==> flow/design.v <==
module router_top (
    input clock,
    input resetn,
    input packet_valid,
    input [7:0] data_in,
    input read_enb_0, read_enb_1, read_enb_2,
    output [7:0] data_out_0, data_out_1, data_out_2,
    output vld_out_0, vld_out_1, vld_out_2,
    output err,
    output busy
);
    wire [7:0] dout;
    wire [2:0] write_enb;
    wire [2:0] soft_reset;
    wire write_enb_reg;
    wire [2:0] read_enb;
    wire [2:0] empty;
    wire [2:0] full;
    wire lfd_state;
    wire detect_add;
    wire ld_state;
    wire laf_state;
    wire full_state;
    wire fifo_full;
    wire rst_int_reg;
    wire parity_done;
    wire low_packet_valid;
    assign read_enb = {read_enb_2, read_enb_1, read_enb_0};
    router_fsm FSM (.clock(clock), .resetn(resetn), .packet_valid(packet_valid), .data_in(data_in), .parity_done(parity_done), .soft_reset_0(soft_reset[0]), .soft_reset_1(soft_reset[1]), .soft_reset_2(soft_reset[2]), .fifo_full(fifo_full), .low_packet_valid(low_packet_valid), .fifo_empty_0(empty[0]), .fifo_empty_1(empty[1]), .fifo_empty_2(empty[2]), .detect_add(detect_add), .ld_state(ld_state), .laf_state(laf_state), .lfd_state(lfd_state), .full_state(full_state), .write_enb_reg(write_enb_reg), .rst_int_reg(rst_int_reg), .busy(busy));
    router_register REG (.clock(clock), .resetn(resetn), .packet_valid(packet_valid), .data_in(data_in), .fifo_full(fifo_full), .detect_add(detect_add), .ld_state(ld_state), .laf_state(laf_state), .full_state(full_state), .lfd_state(lfd_state), .rst_int_reg(rst_int_reg), .err(err), .parity_done(parity_done), .low_packet_valid(low_packet_valid), .dout(dout));
    router_sync SYNC (.clock(clock), .resetn(resetn), .data_in(data_in), .detect_add(detect_add), .write_enb_reg(write_enb_reg), .read_enb_0(read_enb_0), .read_enb_1(read_enb_1), .read_enb_2(read_enb_2), .write_enb(write_enb), .fifo_full(fifo_full), .full_0(full[0]), .full_1(full[1]), .full_2(full[2]), .empty_0(empty[0]), .empty_1(empty[1]), .empty_2(empty[2]), .soft_reset_0(soft_reset[0]), .soft_reset_1(soft_reset[1]), .soft_reset_2(soft_reset[2]), .vld_out_0(vld_out_0), .vld_out_1(vld_out_1), .vld_out_2(vld_out_2));
    router_fifo FIFO0 (.clock(clock), .resetn(resetn), .soft_reset(soft_reset[0]), .write_enb(write_enb[0]), .read_enb(read_enb[0]), .data_in({lfd_state, dout}), .lfd_state(lfd_state), .full(full[0]), .empty(empty[0]), .data_out(data_out_0));
    router_fifo FIFO1 (.clock(clock), .resetn(resetn), .soft_reset(soft_reset[1]), .write_enb(write_enb[1]), .read_enb(read_enb[1]), .data_in({lfd_state, dout}), .lfd_state(lfd_state), .full(full[1]), .empty(empty[1]), .data_out(data_out_1));
    router_fifo FIFO2 (.clock(clock), .resetn(resetn), .soft_reset(soft_reset[2]), .write_enb(write_enb[2]), .read_enb(read_enb[2]), .data_in({lfd_state, dout}), .lfd_state(lfd_state), .full(full[2]), .empty(empty[2]), .data_out(data_out_2));
endmodule
module router_fsm (
    input clock, resetn,
    input packet_valid,
    input [7:0] data_in,
    input fifo_full, fifo_empty_0, fifo_empty_1, fifo_empty_2,
    input soft_reset_0, soft_reset_1, soft_reset_2,
    input parity_done, low_packet_valid,
    output reg detect_add, ld_state, laf_state, lfd_state, full_state,
    output reg write_enb_reg, rst_int_reg, busy
);
    parameter DECODE_ADDRESS = 3'b000,
              LOAD_FIRST_DATA = 3'b001,
              LOAD_DATA = 3'b010,
              LOAD_PARITY = 3'b011,
              FIFO_FULL_STATE = 3'b100,
              LOAD_AFTER_FULL = 3'b101,
              DECODE_ADDRESS_WAIT = 3'b110,
              CHECK_PARITY_ERROR = 3'b111;
    reg [2:0] state, next_state;
    reg [1:0] addr;
    always @(posedge clock) begin
        if (~resetn)
            state <= DECODE_ADDRESS;
        else if ((soft_reset_0 && addr == 2'b00) ||
                 (soft_reset_1 && addr == 2'b01) ||
                 (soft_reset_2 && addr == 2'b10))
            state <= DECODE_ADDRESS;
        else
            state <= next_state;
    end
    always @(posedge clock) begin
        if (~resetn)
            addr <= 2'b00;
        else if (detect_add)
            addr <= data_in[1:0];
    end
    always @(*) begin
        next_state = state;
        case (state)
            DECODE_ADDRESS: begin
                if ((packet_valid && (data_in[1:0] == 2'b00) && fifo_empty_0) ||
                    (packet_valid && (data_in[1:0] == 2'b01) && fifo_empty_1) ||
                    (packet_valid && (data_in[1:0] == 2'b10) && fifo_empty_2))
                    next_state = LOAD_FIRST_DATA;
                else if ((packet_valid && (data_in[1:0] == 2'b00) && ~fifo_empty_0) ||
                         (packet_valid && (data_in[1:0] == 2'b01) && ~fifo_empty_1) ||
                         (packet_valid && (data_in[1:0] == 2'b10) && ~fifo_empty_2))
                    next_state = DECODE_ADDRESS_WAIT;
            end
            DECODE_ADDRESS_WAIT: begin
                if ((addr == 2'b00 && fifo_empty_0) ||
                    (addr == 2'b01 && fifo_empty_1) ||
                    (addr == 2'b10 && fifo_empty_2))
                    next_state = LOAD_FIRST_DATA;
            end
            LOAD_FIRST_DATA: begin
                if (fifo_full)
                    next_state = FIFO_FULL_STATE;
                else
                    next_state = LOAD_DATA;
            end
            LOAD_DATA: begin
                if (fifo_full)
                    next_state = FIFO_FULL_STATE;
                else if (~packet_valid)
                    next_state = LOAD_PARITY;
            end
            LOAD_PARITY: begin
                next_state = CHECK_PARITY_ERROR;
            end
            FIFO_FULL_STATE: begin
                if (~fifo_full)
                    next_state = LOAD_AFTER_FULL;
            end
            LOAD_AFTER_FULL: begin
                if (~parity_done && low_packet_valid)
                    next_state = LOAD_PARITY;
                else if (~parity_done && ~low_packet_valid)
                    next_state = LOAD_DATA;
                else if (parity_done)
                    next_state = DECODE_ADDRESS;
            end
            CHECK_PARITY_ERROR: begin
                if (~fifo_full)
                    next_state = DECODE_ADDRESS;
                else
                    next_state = FIFO_FULL_STATE;
            end
        endcase
    end
    always @(*) begin
        detect_add = 0;
        ld_state = 0;
        laf_state = 0;
        lfd_state = 0;
        full_state = 0;
        write_enb_reg = 0;
        rst_int_reg = 0;
        busy = 0;
        case (state)
            DECODE_ADDRESS: begin
                detect_add = 1;
            end
            DECODE_ADDRESS_WAIT: begin
                detect_add = 1;
            end
            LOAD_FIRST_DATA: begin
                lfd_state = 1;
                busy = 1;
            end
            LOAD_DATA: begin
                ld_state = 1;
                write_enb_reg = 1;
                busy = 1;
            end
            LOAD_PARITY: begin
                busy = 1;
            end
            FIFO_FULL_STATE: begin
                full_state = 1;
                busy = 1;
            end
            LOAD_AFTER_FULL: begin
                laf_state = 1;
                busy = 1;
            end
            CHECK_PARITY_ERROR: begin
                rst_int_reg = 1;
                busy = 1;
            end
        endcase
    end
endmodule
module router_register (
    input clock, resetn, packet_valid,
    input [7:0] data_in,
    input fifo_full, detect_add, ld_state, laf_state, full_state, lfd_state, rst_int_reg,
    output reg err, parity_done, low_packet_valid,
    output reg [7:0] dout
);
    reg [7:0] hold_header_byte, fifo_full_header_byte, internal_parity, packet_parity_byte;
    reg [7:0] fifo_full_data_reg;  
    reg [5:0] count;  
    always @(posedge clock) begin
        if (~resetn)
            hold_header_byte <= 8'b0;
        else if (detect_add && packet_valid)
            hold_header_byte <= data_in;
    end
    always @(posedge clock) begin
        if (~resetn)
            fifo_full_header_byte <= 8'b0;
        else if (detect_add && packet_valid)
            fifo_full_header_byte <= data_in;
    end
    always @(posedge clock) begin
        if (~resetn)
            fifo_full_data_reg <= 8'b0;
        else if (ld_state && fifo_full)
            fifo_full_data_reg <= data_in;
    end
    always @(*) begin
        if (lfd_state)
            dout = hold_header_byte;
        else if (ld_state && ~fifo_full)
            dout = data_in;
        else if (ld_state && fifo_full)
            dout = fifo_full_data_reg;
        else if (laf_state)
            dout = fifo_full_header_byte;
        else
            dout = 8'b0;
    end
    always @(posedge clock) begin
        if (~resetn)
            internal_parity <= 8'b0;
        else if (detect_add)
            internal_parity <= 8'b0;
        else if (lfd_state && packet_valid)
            internal_parity <= internal_parity ^ hold_header_byte;
        else if (ld_state && packet_valid && ~full_state)
            internal_parity <= internal_parity ^ data_in;
    end
    always @(posedge clock) begin
        if (~resetn)
            packet_parity_byte <= 8'b0;
        else if (detect_add && packet_valid)
            packet_parity_byte <= 8'b0;
        else if ((ld_state && ~packet_valid) || (laf_state && ~packet_valid && ~parity_done))
            packet_parity_byte <= data_in;
    end
    always @(posedge clock) begin
        if (~resetn)
            count <= 6'b0;
        else if (detect_add)
            count <= data_in[7:2];  
        else if (ld_state && packet_valid)
            count <= count - 1;
    end
    always @(posedge clock) begin
        if (~resetn)
            low_packet_valid <= 0;
        else
            low_packet_valid <= ~packet_valid;
    end
    always @(posedge clock) begin
        if (~resetn)
            parity_done <= 0;
        else if (detect_add)
            parity_done <= 0;
        else if ((count == 0) && (ld_state || laf_state) && (~packet_valid))
            parity_done <= 1;
    end
    always @(posedge clock) begin
        if (~resetn)
            err <= 0;
        else if (rst_int_reg)
            err <= 0;
        else if (parity_done)
            err <= (internal_parity != packet_parity_byte);
    end
endmodule
module router_sync (
    input clock, resetn,
    input [7:0] data_in,
    input detect_add, write_enb_reg,
    input read_enb_0, read_enb_1, read_enb_2,
    input empty_0, empty_1, empty_2,
    input full_0, full_1, full_2,
    output reg [2:0] write_enb,
    output reg fifo_full,
    output reg vld_out_0, vld_out_1, vld_out_2,
    output reg soft_reset_0, soft_reset_1, soft_reset_2
);
    reg [1:0] internal_addr;
    reg [4:0] timer_0, timer_1, timer_2;  
    always @(posedge clock) begin
        if (~resetn)
            internal_addr <= 2'b0;
        else if (detect_add)
            internal_addr <= data_in[1:0];
    end
    always @(*) begin
        case (internal_addr)
            2'b00: write_enb = {2'b0, write_enb_reg};
            2'b01: write_enb = {1'b0, write_enb_reg, 1'b0};
            2'b10: write_enb = {write_enb_reg, 2'b0};
            default: write_enb = 3'b0;
        endcase
    end
    always @(*) begin
        case (internal_addr)
            2'b00: fifo_full = full_0;
            2'b01: fifo_full = full_1;
            2'b10: fifo_full = full_2;
            default: fifo_full = 0;
        endcase
    end
    always @(posedge clock) begin
        if (~resetn) begin
            vld_out_0 <= 0;
            timer_0 <= 0;
            soft_reset_0 <= 0;
        end else begin
            if (~empty_0)
                vld_out_0 <= 1;
            else
                vld_out_0 <= 0;
            if (vld_out_0 && ~read_enb_0)
                timer_0 <= timer_0 + 1;
            else
                timer_0 <= 0;
            if (timer_0 == 29) begin
                soft_reset_0 <= 1;
                vld_out_0 <= 0;
                timer_0 <= 0;
            end else
                soft_reset_0 <= 0;
        end
    end
    always @(posedge clock) begin
        if (~resetn) begin
            vld_out_1 <= 0;
            timer_1 <= 0;
            soft_reset_1 <= 0;
        end else begin
            if (~empty_1)
                vld_out_1 <= 1;
            else
                vld_out_1 <= 0;
            if (vld_out_1 && ~read_enb_1)
                timer_1 <= timer_1 + 1;
            else
                timer_1 <= 0;
            if (timer_1 == 29) begin
                soft_reset_1 <= 1;
                vld_out_1 <= 0;
                timer_1 <= 0;
            end else
                soft_reset_1 <= 0;
        end
    end
    always @(posedge clock) begin
        if (~resetn) begin
            vld_out_2 <= 0;
            timer_2 <= 0;
            soft_reset_2 <= 0;
        end else begin
            if (~empty_2)
                vld_out_2 <= 1;
            else
                vld_out_2 <= 0;
            if (vld_out_2 && ~read_enb_2)
                timer_2 <= timer_2 + 1;
            else
                timer_2 <= 0;
            if (timer_2 == 29) begin
                soft_reset_2 <= 1;
                vld_out_2 <= 0;
                timer_2 <= 0;
            end else
                soft_reset_2 <= 0;
        end
    end
endmodule
module router_fifo (
    input clock, resetn, soft_reset,
    input write_enb, read_enb, lfd_state,
    input [8:0] data_in,  
    output reg [7:0] data_out,  
    output reg full, empty
);
    reg [8:0] mem [15:0];  
    reg [3:0] wr_ptr, rd_ptr;  
    reg [4:0] count;  
    always @(posedge clock) begin
        if (~resetn || soft_reset)
            wr_ptr <= 0;
        else if (write_enb && ~full)
            wr_ptr <= wr_ptr + 1;
    end
    always @(posedge clock) begin
        if (~resetn || soft_reset)
            rd_ptr <= 0;
        else if (read_enb && ~empty)
            rd_ptr <= rd_ptr + 1;
    end
    always @(posedge clock) begin
        if (~resetn || soft_reset)
            count <= 0;
        else begin
            case ({write_enb & ~full, read_enb & ~empty})
                2'b10: count <= count + 1;
                2'b01: count <= count - 1;
                default: count <= count;
            endcase
        end
    end
    always @(*) begin
        full = (count == 16);
        empty = (count == 0);
    end
    always @(posedge clock) begin
        if (write_enb && ~full)
            mem[wr_ptr] <= data_in;
    end
    always @(posedge clock) begin
        if (~resetn)
            data_out <= 8'b0;
        else if (soft_reset)
            data_out <= 8'b0;
        else if (read_enb && ~empty)
            data_out <= mem[rd_ptr][7:0];
        else if (empty)
            data_out <= 8'b0;
    end
endmodule
-- Tool chain data of router_top
The steps from the RTL of router_top to its reports follow in flow order.
Lines are those of the file above, counted from 1.
Operators: Yosys type, input widths -> output width; for muxes data width and select width s.
Library cell names are shortened.
The mark -- stands for no value.
- top: router_top
- clock: clock
- library: sky130hd
- corner: tt_025C_1v80

-- Elaborated design
Yosys after proc, flatten, opt, wreduce and memory -nomap, before mapping. Print and check cells are not counted. Equal cells are merged and count once.
Yosys's memory passes give these memory sizes; they may raise the number of words (mostly to a power of two), join words into wider ones and drop unused or constant bits.
- noted register bits: 130
- bits in writable memories: 432
- noted bits in read-only memories: 64
- clocked read ports x word width: 35
- noted memories: 4
- input port bits: 14
- noted output and inout bits: 29
- elaborated cells at 239
- memory list (name ; words ; bits a word ; rd ports ; write ports ; line ; text):
    FIFO0.mem ; 16 ; 9 ; 1 ; 1 ; 368 ; reg [8:0] mem [15:0];
    FIFO1.mem ; 16 ; 9 ; 1 ; 1 ; 368 ;
    FIFO2.mem ; 16 ; 9 ; 1 ; 1 ; 368 ;
    (name not given) ; 8 ; 8 ; 1 ; 0 ; 135 ; case (state)
- noted add/sub/neg operators: 16
- equality and inequality tests at 29
- multiplexer cells: 54
- bitwise gates (word level): 26
- noted reductions and logical operators: 79
- operators with widths (cell ; number):
    $mux 8 ; 12
    $mux 3 ; 13
    $logic_and 1x1->1 ; 37
    $mux 4 ; 9
    $add 5x1->5 const B ; 6
    $eq 5x5->1 const B ; 6
    $pmux 5 s2 ; 3
    $mux 9 ; 3
    $add 4x1->4 const B ; 6
    $pmux 3 s8 ; 1
    $reduce_or 2->1 ; 10
    $not 1->1 ; 18
    $reduce_bool 2->1 ; 8
    $xor 8x8->8 ; 2
    $sub 5x1->5 const B ; 3
    $logic_not 5->1 ; 3
    $logic_or 1x1->1 ; 13
    $eq 3x3->1 const B ; 4
    $mux 6 ; 2
    $eq 2x1->1 const B ; 5
    $eq 2x2->1 const B ; 5
    $reduce_or 3->1 ; 3
    $pmux 3 s3 ; 1
    $mux 1 ; 9
    $ne 8x8->1 ; 1
    $and 1x1->1 ; 6
    $eq 3x2->1 const B ; 2
    $sub 6x1->6 const B ; 1
Other operator kinds: 11; their cells: 12.

-- Depth
Longest topological path by Yosys (ltp), each cell counted once; first at word level (registers and memories cut), then after technology mapping (sequential cells cut; the memories' decode and read muxes count).
- depth in word-level cells at 10
- ABC_AREA at 0
- noted gate-level depth with buffers: 14
- depth with buffers taken out: 13

-- After synthesis
Yosys stat after the flow's synthesis: flattened, memories mapped to cells. It holds for the ABC_AREA given above (unset counts as 0); a run with the other value may have another netlist.
Totals and module areas in this step are rounded.
- cells by type (type ; number ; total area (um2)):
    edfxtp_1 ; 384 ; 1.15E+04
    dfxtp_1 ; 149 ; 2.98E+03
    mux4_2 ; 120 ; 2.7E+03
    nor2_1 ; 172 ; 645.619
    mux2i_1 ; 49 ; 490.47
    ha_1 ; 34 ; 425.408
    xor2_1 ; 37 ; 324.061
    a21oi_1 ; 47 ; 235.226
    nand2_1 ; 54 ; 202.694
    xnor2_1 ; 23 ; 201.443
    clkbuf_1 ; 45 ; 168.912
    nand3_1 ; 27 ; 135.13
    inv_1 ; 28 ; 105.101
    nand2b_1 ; 15 ; 93.84
    nor3_1 ; 16 ; 80.077
    o21ai_0 ; 14 ; 70.067
    nand4_1 ; 11 ; 68.816
    a21o_1 ; 8 ; 60.058
Other cell types: 36; their cells: 89.
- cell count: 1322
- noted synthesis area: 21300 um2
- area of sequential cells: 14510 um2
- flip-flops: 533
- buffers at 67
By module: a second synthesis without flattening, with its own total; a netlist apart from the flattened one above.
- noted cells (unflattened synthesis): 1401
- area (unflattened synthesis) at 22130 um2
Each row is one instance without its submodules.
- modules (module ; instances ; cells ; area (um2) ; sequential area (um2)):
    router_fifo ; 3 ; 336 ; 6166 ; 4344
    router_register ; 1 ; 228 ; 1974 ; 820.8
    router_sync ; 1 ; 88 ; 888.4 ; 460.4
    router_fsm ; 1 ; 77 ; 768.2 ; 240.2
    router_top ; 1 ; 0 ; 0.0 ; 0.0

-- Timing after synthesis
Path of least setup slack by OpenSTA after synthesis, without wires, with an ideal clock, recovery checks aside; 20% of the period is set as input and as output delay. Where synthesis merged equal registers, the netlist keeps one of their names.
- kind: register -> register
- from: register FIFO1.count[0]
- to: memory FIFO0.mem[0][5]
- clock period at 5000 ps
- library setup time at 578 ps
- noted launch time at the first pin: 0 ps
- data arrival time at 3422 ps
- noted data required time: 4422 ps
- noted slack: 1001 ps
- path delay at 4000 ps
- stages on the path at 8
- noted buffers on the path: 2
- period reached after synthesis at 3999 ps
"path delay" is the arrival time less input delay plus setup time.
"stages on the path" counts driving pins, that of a launching flip-flop among them; a cell with two outputs on the path counts twice.
"period reached after synthesis" = period - worst setup slack (recovery checks aside). The figure is calculated, with input and output delays left at 20% of the set period.
The rows between start and end are the longest chain of elaborated cells between them; the timing report does not say that the signal goes this way. Where chains are equally long, one stands for them.
A line is the first line of the expression or statement that the cell stems from. Yosys adds cells for indexed reads and writes and turns some case tables into memories.
A register here has more assigning lines than the two given.
- cells stage by stage: dfxtp_1 -> nor4_2 -> a32oi_1 -> nand2_1 -> buf_6 -> buf_2 -> mux2i_1 -> o21ai_0
- cells in the longest elaborated chain at 7
- noted elaborated cells on any way between the ends: 9
- classes of those cells: 1 x eq/ne; 5 x mux; 1 x logic; 2 x reduce/logical
- RTL lines, path after synthesis (element ; line ; text):
    from (decl) ; 370 ; reg [4:0] count;
    from (assign) ; 388 ; 2'b10: count <= count + 1;
    from (assign) ; 389 ; 2'b01: count <= count - 1;
    $eq 5x5->1 ; 395 ; full = (count == 16);
    $pmux 1 s3 ; 287 ; case (internal_addr)
    $logic_and 1x1->1 ; 202 ; else if (ld_state && fifo_full)
    $mux 8 ; 202 ;
    $mux 8 ; 200 ; else if (ld_state && ~fifo_full)
    $mux 8 ; 198 ; if (lfd_state)
    $mux 9 ; 399 ; if (write_enb && ~full)
    to (decl) ; 368 ; reg [8:0] mem [15:0];

-- Worst path after layout
From the final timing report of job 2: the path of least setup slack in the routed layout; clock arrival at registers is part of the times.
The report prints the path's times to 10 ps; the period is as set.
- kind: register -> register
- from: register FIFO1.count[0]
- to: register FIFO1.count[4]
- clock period at 3570 ps
- library setup time at 60 ps
- noted launch time at the first pin: 600 ps
- data arrival time at 3600 ps
- noted data required time: 4100 ps
- noted slack: 500 ps
- stages on the path at 11
- noted buffers on the path: 0
The rows between start and end are the longest chain of elaborated cells between them; the timing report does not say that the signal goes this way. Where chains are equally long, one stands for them.
A register here has more assigning lines than the two given.
- cells stage by stage: dfxtp_1 -> or4_4 -> nor2_1 -> nor2b_1 -> ha_1 -> fa_1 -> a21o_1 -> a21oi_1 -> xor2_1 -> or3_1 -> a21oi_1
- cells in the longest elaborated chain at 5
- noted elaborated cells on any way between the ends: 12
- classes of those cells: 2 x add/sub; 3 x eq/ne; 1 x mux; 4 x logic; 2 x reduce/logical
- RTL lines, path after layout (element ; line ; text):
    from (decl) ; 370 ; reg [4:0] count;
    from (assign) ; 388 ; 2'b10: count <= count + 1;
    from (assign) ; 389 ; 2'b01: count <= count - 1;
    $logic_not 5->1 ; 396 ; empty = (count == 0);
    $not 1->1 ; 387 ; case ({write_enb & ~full, read_enb & ~empty})
    $and 1x1->1 ; 387 ;
    $eq 2x1->1 ; 387 ;
    $pmux 5 s2 ; 387 ;
    to (assign) ; 388 ;
    to (assign) ; 389 ;
    to (decl) ; 370 ;

Subject: flow runs of router_top

Hi,

Settings and measured results of 4 stored flow runs for module router_top (sky130hd), not sorted in any way. The constraints put input and output delay at 20% of the set period each and load the outputs with 0.01 pF.
By "clock period achieved" is meant the clock period of the run minus its worst setup slack. This is arithmetic on one report: input and output delays are still those of the set period (20% each).
"worst setup path time" = time allowed to the worst setup path (clock period - input delay - output delay, where it has them) - its slack; a late launch clock adds to it, a late capture clock takes from it.
"power": no workload was simulated; the value follows from the tool's default switching activity.
"worst setup path time" is known to 10 ps.
The measured numbers are rounded.

Job 1
Settings were ABC_AREA = 1; CAP_MARGIN = 20; CELL_PAD_IN_SITES_DETAIL_PLACEMENT = 2; CELL_PAD_IN_SITES_GLOBAL_PLACEMENT = 3; CORE_UTILIZATION = 56; CTS_CLUSTER_DIAMETER = 266; CTS_CLUSTER_SIZE = 44; GPL_TIMING_DRIVEN = 1; HOLD_SLACK_MARGIN = -0.05; MAX_ROUTING_LAYER = met4; MIN_ROUTING_LAYER = met1; PLACE_DENSITY = 0.38; SETUP_SLACK_MARGIN = -0.29; TNS_END_PERCENT = 95; period_ns = 3.25; CORE_MARGIN = 2; SLEW_MARGIN = 20
- incomplete, placement halted on GPL-0301

Job 2
Settings were period_ns = 3.57; CAP_MARGIN = 20; CORE_MARGIN = 2; CORE_UTILIZATION = 40; SLEW_MARGIN = 20
- area of the standard cells in the finished layout: 24,620 um2
- post-layout utilization at 46.8%
- cell area after synthesis: 21,300 um2
- noted the worst-case hold slack: 457 ps
- worst setup path time: 3,070 ps
- class of the worst setup path: register -> register
- clock period achieved at 3,069 ps
- noted the power: 15.71 mW
- worst setup slack after layout: 501 ps
- noted the overall die area: 55,100 um2
- summed negative setup slack: 0 ps

Job 3
Settings were CAP_MARGIN = 0; CELL_PAD_IN_SITES_GLOBAL_PLACEMENT = 0; CORE_ASPECT_RATIO = 1.15; CORE_MARGIN = 3; CTS_CLUSTER_DIAMETER = 305; CTS_CLUSTER_SIZE = 46; GPL_ROUTABILITY_DRIVEN = 1; GPL_TIMING_DRIVEN = 1; HOLD_SLACK_MARGIN = -0.08; MAX_ROUTING_LAYER = met5; PLACE_DENSITY = 0.71; SLEW_MARGIN = 15; TNS_END_PERCENT = 95; period_ns = 2.16; CORE_UTILIZATION = 40
- area of the standard cells in the finished layout: 25,680 um2
- worst setup slack after layout: -377 ps
- cell area after synthesis: 21,300 um2
- clock period achieved at 2,537 ps
- noted the overall die area: 56,050 um2
- noted the power: 22.75 mW
- noted the worst-case hold slack: 426 ps
- worst setup path time: 2,540 ps
- class of the worst setup path: register -> register
- post-layout utilization at 48.8%
- summed negative setup slack: -72,680 ps

Job 4
Settings were CAP_MARGIN = 0; CELL_PAD_IN_SITES_GLOBAL_PLACEMENT = 1; CORE_MARGIN = 8; CTS_CLUSTER_DIAMETER = 305; CTS_CLUSTER_SIZE = 46; GPL_ROUTABILITY_DRIVEN = 1; GPL_TIMING_DRIVEN = 0; MAX_ROUTING_LAYER = met4; TNS_END_PERCENT = 95; period_ns = 5.49; CORE_UTILIZATION = 40; SLEW_MARGIN = 20
- noted the worst-case hold slack: 431 ps
- noted the power: 8.255 mW
- area of the standard cells in the finished layout: 23,400 um2
- cell area after synthesis: 21,300 um2
- clock period achieved at 3,570 ps
- noted the overall die area: 60,880 um2
- post-layout utilization at 44.4%
- worst setup slack after layout: 1,920 ps
- worst setup path time: 3,570 ps
- class of the worst setup path: register -> register
- summed negative setup slack: 0 ps

Regards
